==> flow/design.v <==
/*verilator lint_off MULTITOP*/
module num_rpad #(
    parameter int IN_WIDTH  = 32,
    parameter int OUT_WIDTH = 32
) (
    input  logic [ IN_WIDTH-1:0] in,
    output logic [OUT_WIDTH-1:0] out
);
  localparam int EXTEND = OUT_WIDTH - IN_WIDTH;
  assign out = {in, {EXTEND{1'b0}}};
endmodule
module num_sneg #(
    parameter int WIDTH = 32
) (
    input  logic signed [WIDTH-1:0] in,
    output logic signed [WIDTH-1:0] out
);
  assign out = -in;
endmodule
module num_sabs #(
    parameter int WIDTH = 32
) (
    input  logic signed [WIDTH-1:0] in,
    output logic signed [WIDTH-1:0] out
);
  assign out = in[WIDTH-1] ? -in : in;
endmodule
module num_min #(
    parameter int WIDTH = 32
) (
    input  logic [WIDTH-1:0] left,
    input  logic [WIDTH-1:0] right,
    output logic [WIDTH-1:0] out
);
  assign out = (left < right) ? left : right;
endmodule
module num_max #(
    parameter int WIDTH = 32
) (
    input  logic [WIDTH-1:0] left,
    input  logic [WIDTH-1:0] right,
    output logic [WIDTH-1:0] out
);
  assign out = (left > right) ? left : right;
endmodule
module num_smin #(
    parameter int WIDTH = 32
) (
    input  logic signed [WIDTH-1:0] left,
    input  logic signed [WIDTH-1:0] right,
    output logic signed [WIDTH-1:0] out
);
  assign out = (left < right) ? left : right;
endmodule
module num_smax #(
    parameter int WIDTH = 32
) (
    input  logic signed [WIDTH-1:0] left,
    input  logic signed [WIDTH-1:0] right,
    output logic signed [WIDTH-1:0] out
);
  assign out = (left > right) ? left : right;
endmodule
module num_ssignbit #(
    parameter int WIDTH = 32
) (
    input logic signed [WIDTH-1:0] in,
    output logic out
);
  assign out = in[WIDTH-1];
endmodule
module num_sadd #(
    parameter int LEFT_WIDTH = 32,
    parameter int LEFT_LSB = 0,
    parameter int RIGHT_WIDTH = 32,
    parameter int RIGHT_LSB = 0,
    parameter int OUT_WIDTH = 33
) (
    input  logic signed [ LEFT_WIDTH-1:0] left,
    input  logic signed [RIGHT_WIDTH-1:0] right,
    output logic signed [  OUT_WIDTH-1:0] out
);
  logic signed [  LEFT_LSB+LEFT_WIDTH-1:0] left_aligned;
  logic signed [RIGHT_LSB+RIGHT_WIDTH-1:0] right_aligned;
  assign left_aligned = {left, {LEFT_LSB{1'b0}}};
  assign right_aligned = {right, {RIGHT_LSB{1'b0}}};
  assign out = left_aligned + right_aligned;
endmodule
module num_smul #(
    parameter int LEFT_WIDTH = 32,
    parameter int RIGHT_WIDTH = 32,
    parameter int OUT_WIDTH = 64,
    parameter int OUT_LSB = 0
) (
    input  logic signed [ LEFT_WIDTH-1:0] left,
    input  logic signed [RIGHT_WIDTH-1:0] right,
    input  logic                          go,
    input  logic                          reset,
    input  logic                          clk,
    output logic signed [  OUT_WIDTH-1:0] out,
    output logic                          done
);
  logic [1:0] done_buffer;
  assign done = done_buffer[1];
  logic signed [       LEFT_WIDTH-1:0] left_tmp;
  logic signed [      RIGHT_WIDTH-1:0] right_tmp;
  logic signed [OUT_LSB+OUT_WIDTH-1:0] out_tmp;
  assign out = out_tmp[OUT_LSB+OUT_WIDTH-1:OUT_LSB];
  always_ff @(posedge clk) begin
    if (go) begin
      done_buffer[0] <= 1;
      done_buffer[1] <= done_buffer[0];
    end else begin
      done_buffer <= 0;
    end
  end
  always_ff @(posedge clk) begin
    if (!reset && go) begin
      left_tmp  <= left;
      right_tmp <= right;
    end else begin
      left_tmp  <= 0;
      right_tmp <= 0;
    end
  end
  always_ff @(posedge clk) begin
    if (reset) begin
      out_tmp <= 0;
    end else if (go) begin
      out_tmp <= left_tmp * right_tmp;
    end else begin
      out_tmp <= out_tmp;
    end
  end
endmodule
module smul_q31 (
    input  logic        clk,
    input  logic        reset,
    input  logic        go,
    input  logic [31:0] left,
    input  logic [31:0] right,
    output logic [31:0] out,
    output logic        done
);
  num_smul #(
      .LEFT_WIDTH (32),
      .RIGHT_WIDTH(32),
      .OUT_WIDTH  (32),
      .OUT_LSB    (31)
  ) mul (
      .left (left),
      .right(right),
      .go   (go),
      .reset(reset),
      .clk  (clk),
      .out  (out),
      .done (done)
  );
endmodule
== Reports on smul_q31 ==
What the tools print for smul_q31, step after step.
Line numbers count from 1 in the design file above.
Operators: Yosys type, input widths -> output width; for muxes data width and select width s.
Library cell names are shortened.
Not given: n/a

* Top: smul_q31
* Clock input: clk
* Cell library: sky130hd
* Corner: tt_025C_1v80

== Elaborated design ==
Source: Yosys, flattened and elaborated, memories not mapped. Widths are those after wreduce; folded enables and synchronous resets count as part of the registers. Registers that Yosys merges into a memory's read port (data or address) are not register bits. Print and check cells do not count. Equal cells are merged and count once.

* Bits in registers: 129
* Latch bits: 0
* Memory bits (writable): 0
* Bits in read-only memories: 0
* Clocked read ports x word width: 0
* Memories kept: 0
* Bits of input ports: 67
* Elaborated cells: 9

* Add/sub/neg operators: 0
* Multiply operators: 1
* Divide/modulo/power cells: 0
* Order comparisons: 0
* Equality and inequality tests: 0
* Shift-type cells: 0
* Multiplexer cells: 1
* Bitwise logic cells: 0
* Reductions and logical operators: 2

{| class="wikitable"
|+ Operator list
! operator !! number
|-
| $mul 32x32->63 || 1
|-
| $logic_and 1x1->1 || 1
|-
| $logic_not 1->1 || 1
|-
| $mux 1 || 1
|}

== Depth ==
Longest topological path by Yosys (ltp), each cell counted once; first at word level (registers and memories cut), then after technology mapping (sequential cells cut; the memories' decode and read muxes count).

* Depth after elaboration: 2
* ABC_AREA: 0
* Depth in mapped cells: 31
* Depth with buffers taken out: 29

== Synthesis result ==
Yosys stat after the flow's synthesis: flattened, memories mapped to cells. It holds for the ABC_AREA given above (unset counts as 0); a run with the other value may have another netlist.
The area totals of this step are shown rounded.

* Mapped cells: 4030
* Synthesis area: 38400 um^2
* Area of sequential cells: 1960 um^2
* Flip-flop cells: 98
* Buffers: 214

{| class="wikitable"
|+ Cells by type
! cell type !! number !! total area (um^2)
|-
| fa_1 || 1072 || 2.15E+04
|-
| and2_1 || 590 || 3691.04
|-
| inv_1 || 969 || 3.64E+03
|-
| ha_1 || 178 || 2.23E+03
|-
| dfxtp_1 || 98 || 1.96E+03
|-
| nand2_1 || 513 || 1.93E+03
|-
| clkbuf_1 || 210 || 788.256
|-
| xnor2_1 || 33 || 289.027
|-
| a21oi_1 || 52 || 260.25
|-
| a21o_1 || 24 || 180.173
|-
| mux2i_1 || 17 || 170.163
|-
| nor2b_1 || 27 || 168.912
|-
| nor2_1 || 35 || 131.376
|-
| o21ai_0 || 24 || 120.115
|-
| nor3b_1 || 13 || 97.594
|-
| o21bai_1 || 12 || 90.086
|-
| nand2b_1 || 14 || 87.584
|-
| nand4_1 || 14 || 87.584
|}

Other cell types: 50; their cells: 135.
The figures by module come from a second, unflattened synthesis with its own total; it is not the netlist above.

* Cell total of the unflattened synthesis: 4019
* Area total of the unflattened synthesis: 38200 um^2

Each row is one instance without its submodules.

{| class="wikitable"
|+ Modules
! module !! instances !! cells !! area (um^2) !! sequential area (um^2)
|-
| num_smul || 1 || 4019 || 38200 || 1960
|-
| smul_q31 || 1 || 0 || 0.0 || 0.0
|}

== Timing after synthesis ==
Path of least setup slack by OpenSTA after synthesis, without wires, with an ideal clock, recovery checks aside; 20% of the period is set as input and as output delay. Where synthesis merged equal registers, the netlist keeps one of their names.

* Kind: flip-flop to flip-flop
* Start point: reg mul.left_tmp[31]
* End point: reg mul.out_tmp[60]
* Clock period: 8.0 ns
* Launch time at the first pin: 0.000 ns
* Arrival time: 7.780 ns
* Required time: 7.866 ns
* Path slack: 0.086 ns
* Path delay: 7.914 ns
* Stages: 27
* Period reached after synthesis: 7.914 ns

"path delay" is the arrival time less input delay plus setup time.
"stages" counts driving pins, that of a launching flip-flop among them; a cell with two outputs on the path counts twice.
"period reached after synthesis" is the clock period less the worst setup slack; recovery checks do not enter. This is arithmetic on one report: input and output delays are still those of the set period (20% each).
The rows between start and end are the longest chain of elaborated cells between them; the timing report does not say that the signal goes this way. Where chains are equally long, one stands for them.
Each line given opens the expression or statement behind the cell; cells for indexed reads and writes are added by Yosys, which also makes memories of some case tables.
A register here has more assigning lines than the two given.

* Cells stage by stage: dfxtp_1 > clkbuf_1 > nand2_1 > inv_1 > fa_1 > inv_1 > fa_1 > fa_1 > inv_1 > fa_1 > inv_1 > fa_1 > inv_1 > fa_1 > inv_1 > fa_1 > fa_1 > inv_1 > ha_1 > clkbuf_1 > a21oi_1 > a21oi_1 > or4_1 > o221ai_4 > o21ai_2 > nor4b_4 > or4_1
* Length of the longest elaborated chain: 1

{| class="wikitable"
|+ Ends and longest elaborated chain, post-synthesis
! what !! RTL line !! RTL
|-
| from (decl) || 105 || <nowiki>logic signed [       LEFT_WIDTH-1:0] left_tmp;</nowiki>
|-
| from (assign) || 119 || <nowiki>left_tmp  <= left;</nowiki>
|-
| from (assign) || 122 || <nowiki>left_tmp  <= 0;</nowiki>
|-
| $mul 32x32->63 || 130 || <nowiki>out_tmp <= left_tmp * right_tmp;</nowiki>
|-
| to (assign) || 130 ||
|-
| to (assign) || 132 || <nowiki>out_tmp <= out_tmp;</nowiki>
|-
| to (decl) || 107 || <nowiki>logic signed [OUT_LSB+OUT_WIDTH-1:0] out_tmp;</nowiki>
|}

== Path in the finished layout ==
Path of least setup slack in the final report of job 1 (OpenROAD, finished layout, wires in). Where an end is a register, its clock arrival counts in the times.

* Kind: flip-flop to flip-flop
* Start point: reg mul.right_tmp[5]
* End point: reg mul.out_tmp[60]
* Clock period: 8.0 ns
* Launch time at the first pin: 0.44 ns
* Arrival time: 7.87 ns
* Required time: 8.30 ns
* Path slack: 0.43 ns
* Stages: 28

The rows between start and end are the longest chain of elaborated cells between them; the timing report does not say that the signal goes this way. Where chains are equally long, one stands for them.
A register here has more assigning lines than the two given.

* Cells stage by stage: dfxtp_4 > buf_12 > clkbuf_4 > and2_1 > fa_1 > fa_2 > fa_1 > inv_1 > fa_1 > inv_1 > fa_1 > inv_1 > fa_1 > inv_1 > fa_1 > inv_2 > fa_1 > inv_2 > ha_4 > o21a_1 > o21bai_4 > a2111oi_4 > a31oi_4 > o21ai_4 > o221ai_4 > o21ai_2 > nor4_1 > or4_1
* Length of the longest elaborated chain: 1

{| class="wikitable"
|+ Ends and longest elaborated chain, post-layout
! what !! RTL line !! RTL
|-
| from (decl) || 106 || <nowiki>logic signed [      RIGHT_WIDTH-1:0] right_tmp;</nowiki>
|-
| from (assign) || 120 || <nowiki>right_tmp <= right;</nowiki>
|-
| from (assign) || 123 || <nowiki>right_tmp <= 0;</nowiki>
|-
| $mul 32x32->63 || 130 || <nowiki>out_tmp <= left_tmp * right_tmp;</nowiki>
|-
| to (assign) || 130 ||
|-
| to (assign) || 132 || <nowiki>out_tmp <= out_tmp;</nowiki>
|-
| to (decl) || 107 || <nowiki>logic signed [OUT_LSB+OUT_WIDTH-1:0] out_tmp;</nowiki>
|}

Top module smul_q31; platform sky130hd; tools Yosys and OpenROAD; 3 stored runs in no particular order. Input and output delays are each 20% of the period that was set; the output load is 0.01 pF.
"achieved clock period" means the clock period less the worst setup slack. The figure is calculated, with input and output delays left at 20% of the set period.
"worst setup path time" = time allowed to the worst setup path (clock period - input delay - output delay, where it has them) - its slack; a late launch clock adds to it, a late capture clock takes from it.
"power" rests on the timing tool's default activity at the inputs, not on a simulated workload.
Measured values are rounded.

Job 1
==> flow/run.sh <==
#!/bin/bash
# the make line also repeats the synthesis and layout settings of config.mk as NAME=value (left out here)
make -C /OpenROAD-flow-scripts/flow DESIGN_CONFIG=/design/flow/config.mk WORK_HOME=/design/flow/orfs CLKGATE_MAP_FILE= finish
==> flow/config.mk <==
export PLATFORM = sky130hd
export DESIGN_NAME = smul_q31
export DESIGN_NICKNAME = smul_q31
export VERILOG_FILES = /design/flow/design.v
export SDC_FILE = /design/flow/constraint.sdc
export NUM_CORES = 4
export LEC_CHECK = 0
export ABC_AREA = 0
export CAP_MARGIN = 10
export CELL_PAD_IN_SITES_DETAIL_PLACEMENT = 1
export CELL_PAD_IN_SITES_GLOBAL_PLACEMENT = 3
export CORE_MARGIN = 6
export CORE_UTILIZATION = 37
export CTS_CLUSTER_SIZE = 52
export GPL_ROUTABILITY_DRIVEN = 1
export HOLD_SLACK_MARGIN = 0.15
export PLACE_DENSITY_LB_ADDON = 0.05
export SETUP_SLACK_MARGIN = 2.5
export SLEW_MARGIN = 40
==> flow/constraint.sdc <==
create_clock -name core_clock -period 8.0 [get_ports {clk}]
set_input_delay 1.6000 -clock core_clock [delete_from_list [all_inputs] [get_ports {clk}]]
set_output_delay 1.6000 -clock core_clock [all_outputs]
set_load 0.01 [all_outputs]

==> results of job 1 <==
chip area after synthesis (Yosys): 38400 um^2
die area: 112000 um^2
utilization: 44.5 %
worst setup slack after layout: 0.428 ns
total negative slack: 0.000 ns
power: 3800 µW
achieved clock period: 7.572 ns
worst setup path time: 7.57 ns
worst setup path kind: flip-flop to flip-flop

Job 2
==> flow/run.sh <==
#!/bin/bash
# the make line also repeats the synthesis and layout settings of config.mk as NAME=value (left out here)
make -C /OpenROAD-flow-scripts/flow DESIGN_CONFIG=/design/flow/config.mk WORK_HOME=/design/flow/orfs CLKGATE_MAP_FILE= finish
==> flow/config.mk <==
export PLATFORM = sky130hd
export DESIGN_NAME = smul_q31
export DESIGN_NICKNAME = smul_q31
export VERILOG_FILES = /design/flow/design.v
export SDC_FILE = /design/flow/constraint.sdc
export NUM_CORES = 4
export LEC_CHECK = 0
export ABC_AREA = 1
export CAP_MARGIN = 25
export CORE_MARGIN = 10
export CORE_UTILIZATION = 56
export CTS_CLUSTER_SIZE = 66
export GPL_TIMING_DRIVEN = 0
export MAX_ROUTING_LAYER = met4
export PLACE_DENSITY_LB_ADDON = 0.16
export SLEW_MARGIN = 20
==> flow/constraint.sdc <==
create_clock -name core_clock -period 9.03 [get_ports {clk}]
set_input_delay 1.8060 -clock core_clock [delete_from_list [all_inputs] [get_ports {clk}]]
set_output_delay 1.8060 -clock core_clock [all_outputs]
set_load 0.01 [all_outputs]

==> results of job 2 <==
chip area after synthesis (Yosys): 41000 um^2
die area: 84400 um^2
utilization: 60.3 %
worst setup slack after layout: 0.246 ns
total negative slack: 0.000 ns
power: 3190 µW
achieved clock period: 8.784 ns
worst setup path time: 8.78 ns
worst setup path kind: flip-flop to flip-flop

Job 3
==> flow/run.sh <==
#!/bin/bash
# the make line also repeats the synthesis and layout settings of config.mk as NAME=value (left out here)
make -C /OpenROAD-flow-scripts/flow DESIGN_CONFIG=/design/flow/config.mk WORK_HOME=/design/flow/orfs CLKGATE_MAP_FILE= finish
==> flow/config.mk <==
export PLATFORM = sky130hd
export DESIGN_NAME = smul_q31
export DESIGN_NICKNAME = smul_q31
export VERILOG_FILES = /design/flow/design.v
export SDC_FILE = /design/flow/constraint.sdc
export NUM_CORES = 4
export LEC_CHECK = 0
export CAP_MARGIN = 20
export CORE_MARGIN = 2
export CORE_UTILIZATION = 45
export SETUP_SLACK_MARGIN = 2.5
export SLEW_MARGIN = 20
==> flow/constraint.sdc <==
create_clock -name core_clock -period 10.5 [get_ports {clk}]
set_input_delay 2.1000 -clock core_clock [delete_from_list [all_inputs] [get_ports {clk}]]
set_output_delay 2.1000 -clock core_clock [all_outputs]
set_load 0.01 [all_outputs]

==> results of job 3 <==
chip area after synthesis (Yosys): 38400 um^2
die area: 87800 um^2
utilization: 50.1 %
worst setup slack after layout: 2.70 ns
total negative slack: 0.000 ns
power: 2510 µW
achieved clock period: 7.798 ns
worst setup path time: 7.80 ns
worst setup path kind: flip-flop to flip-flop
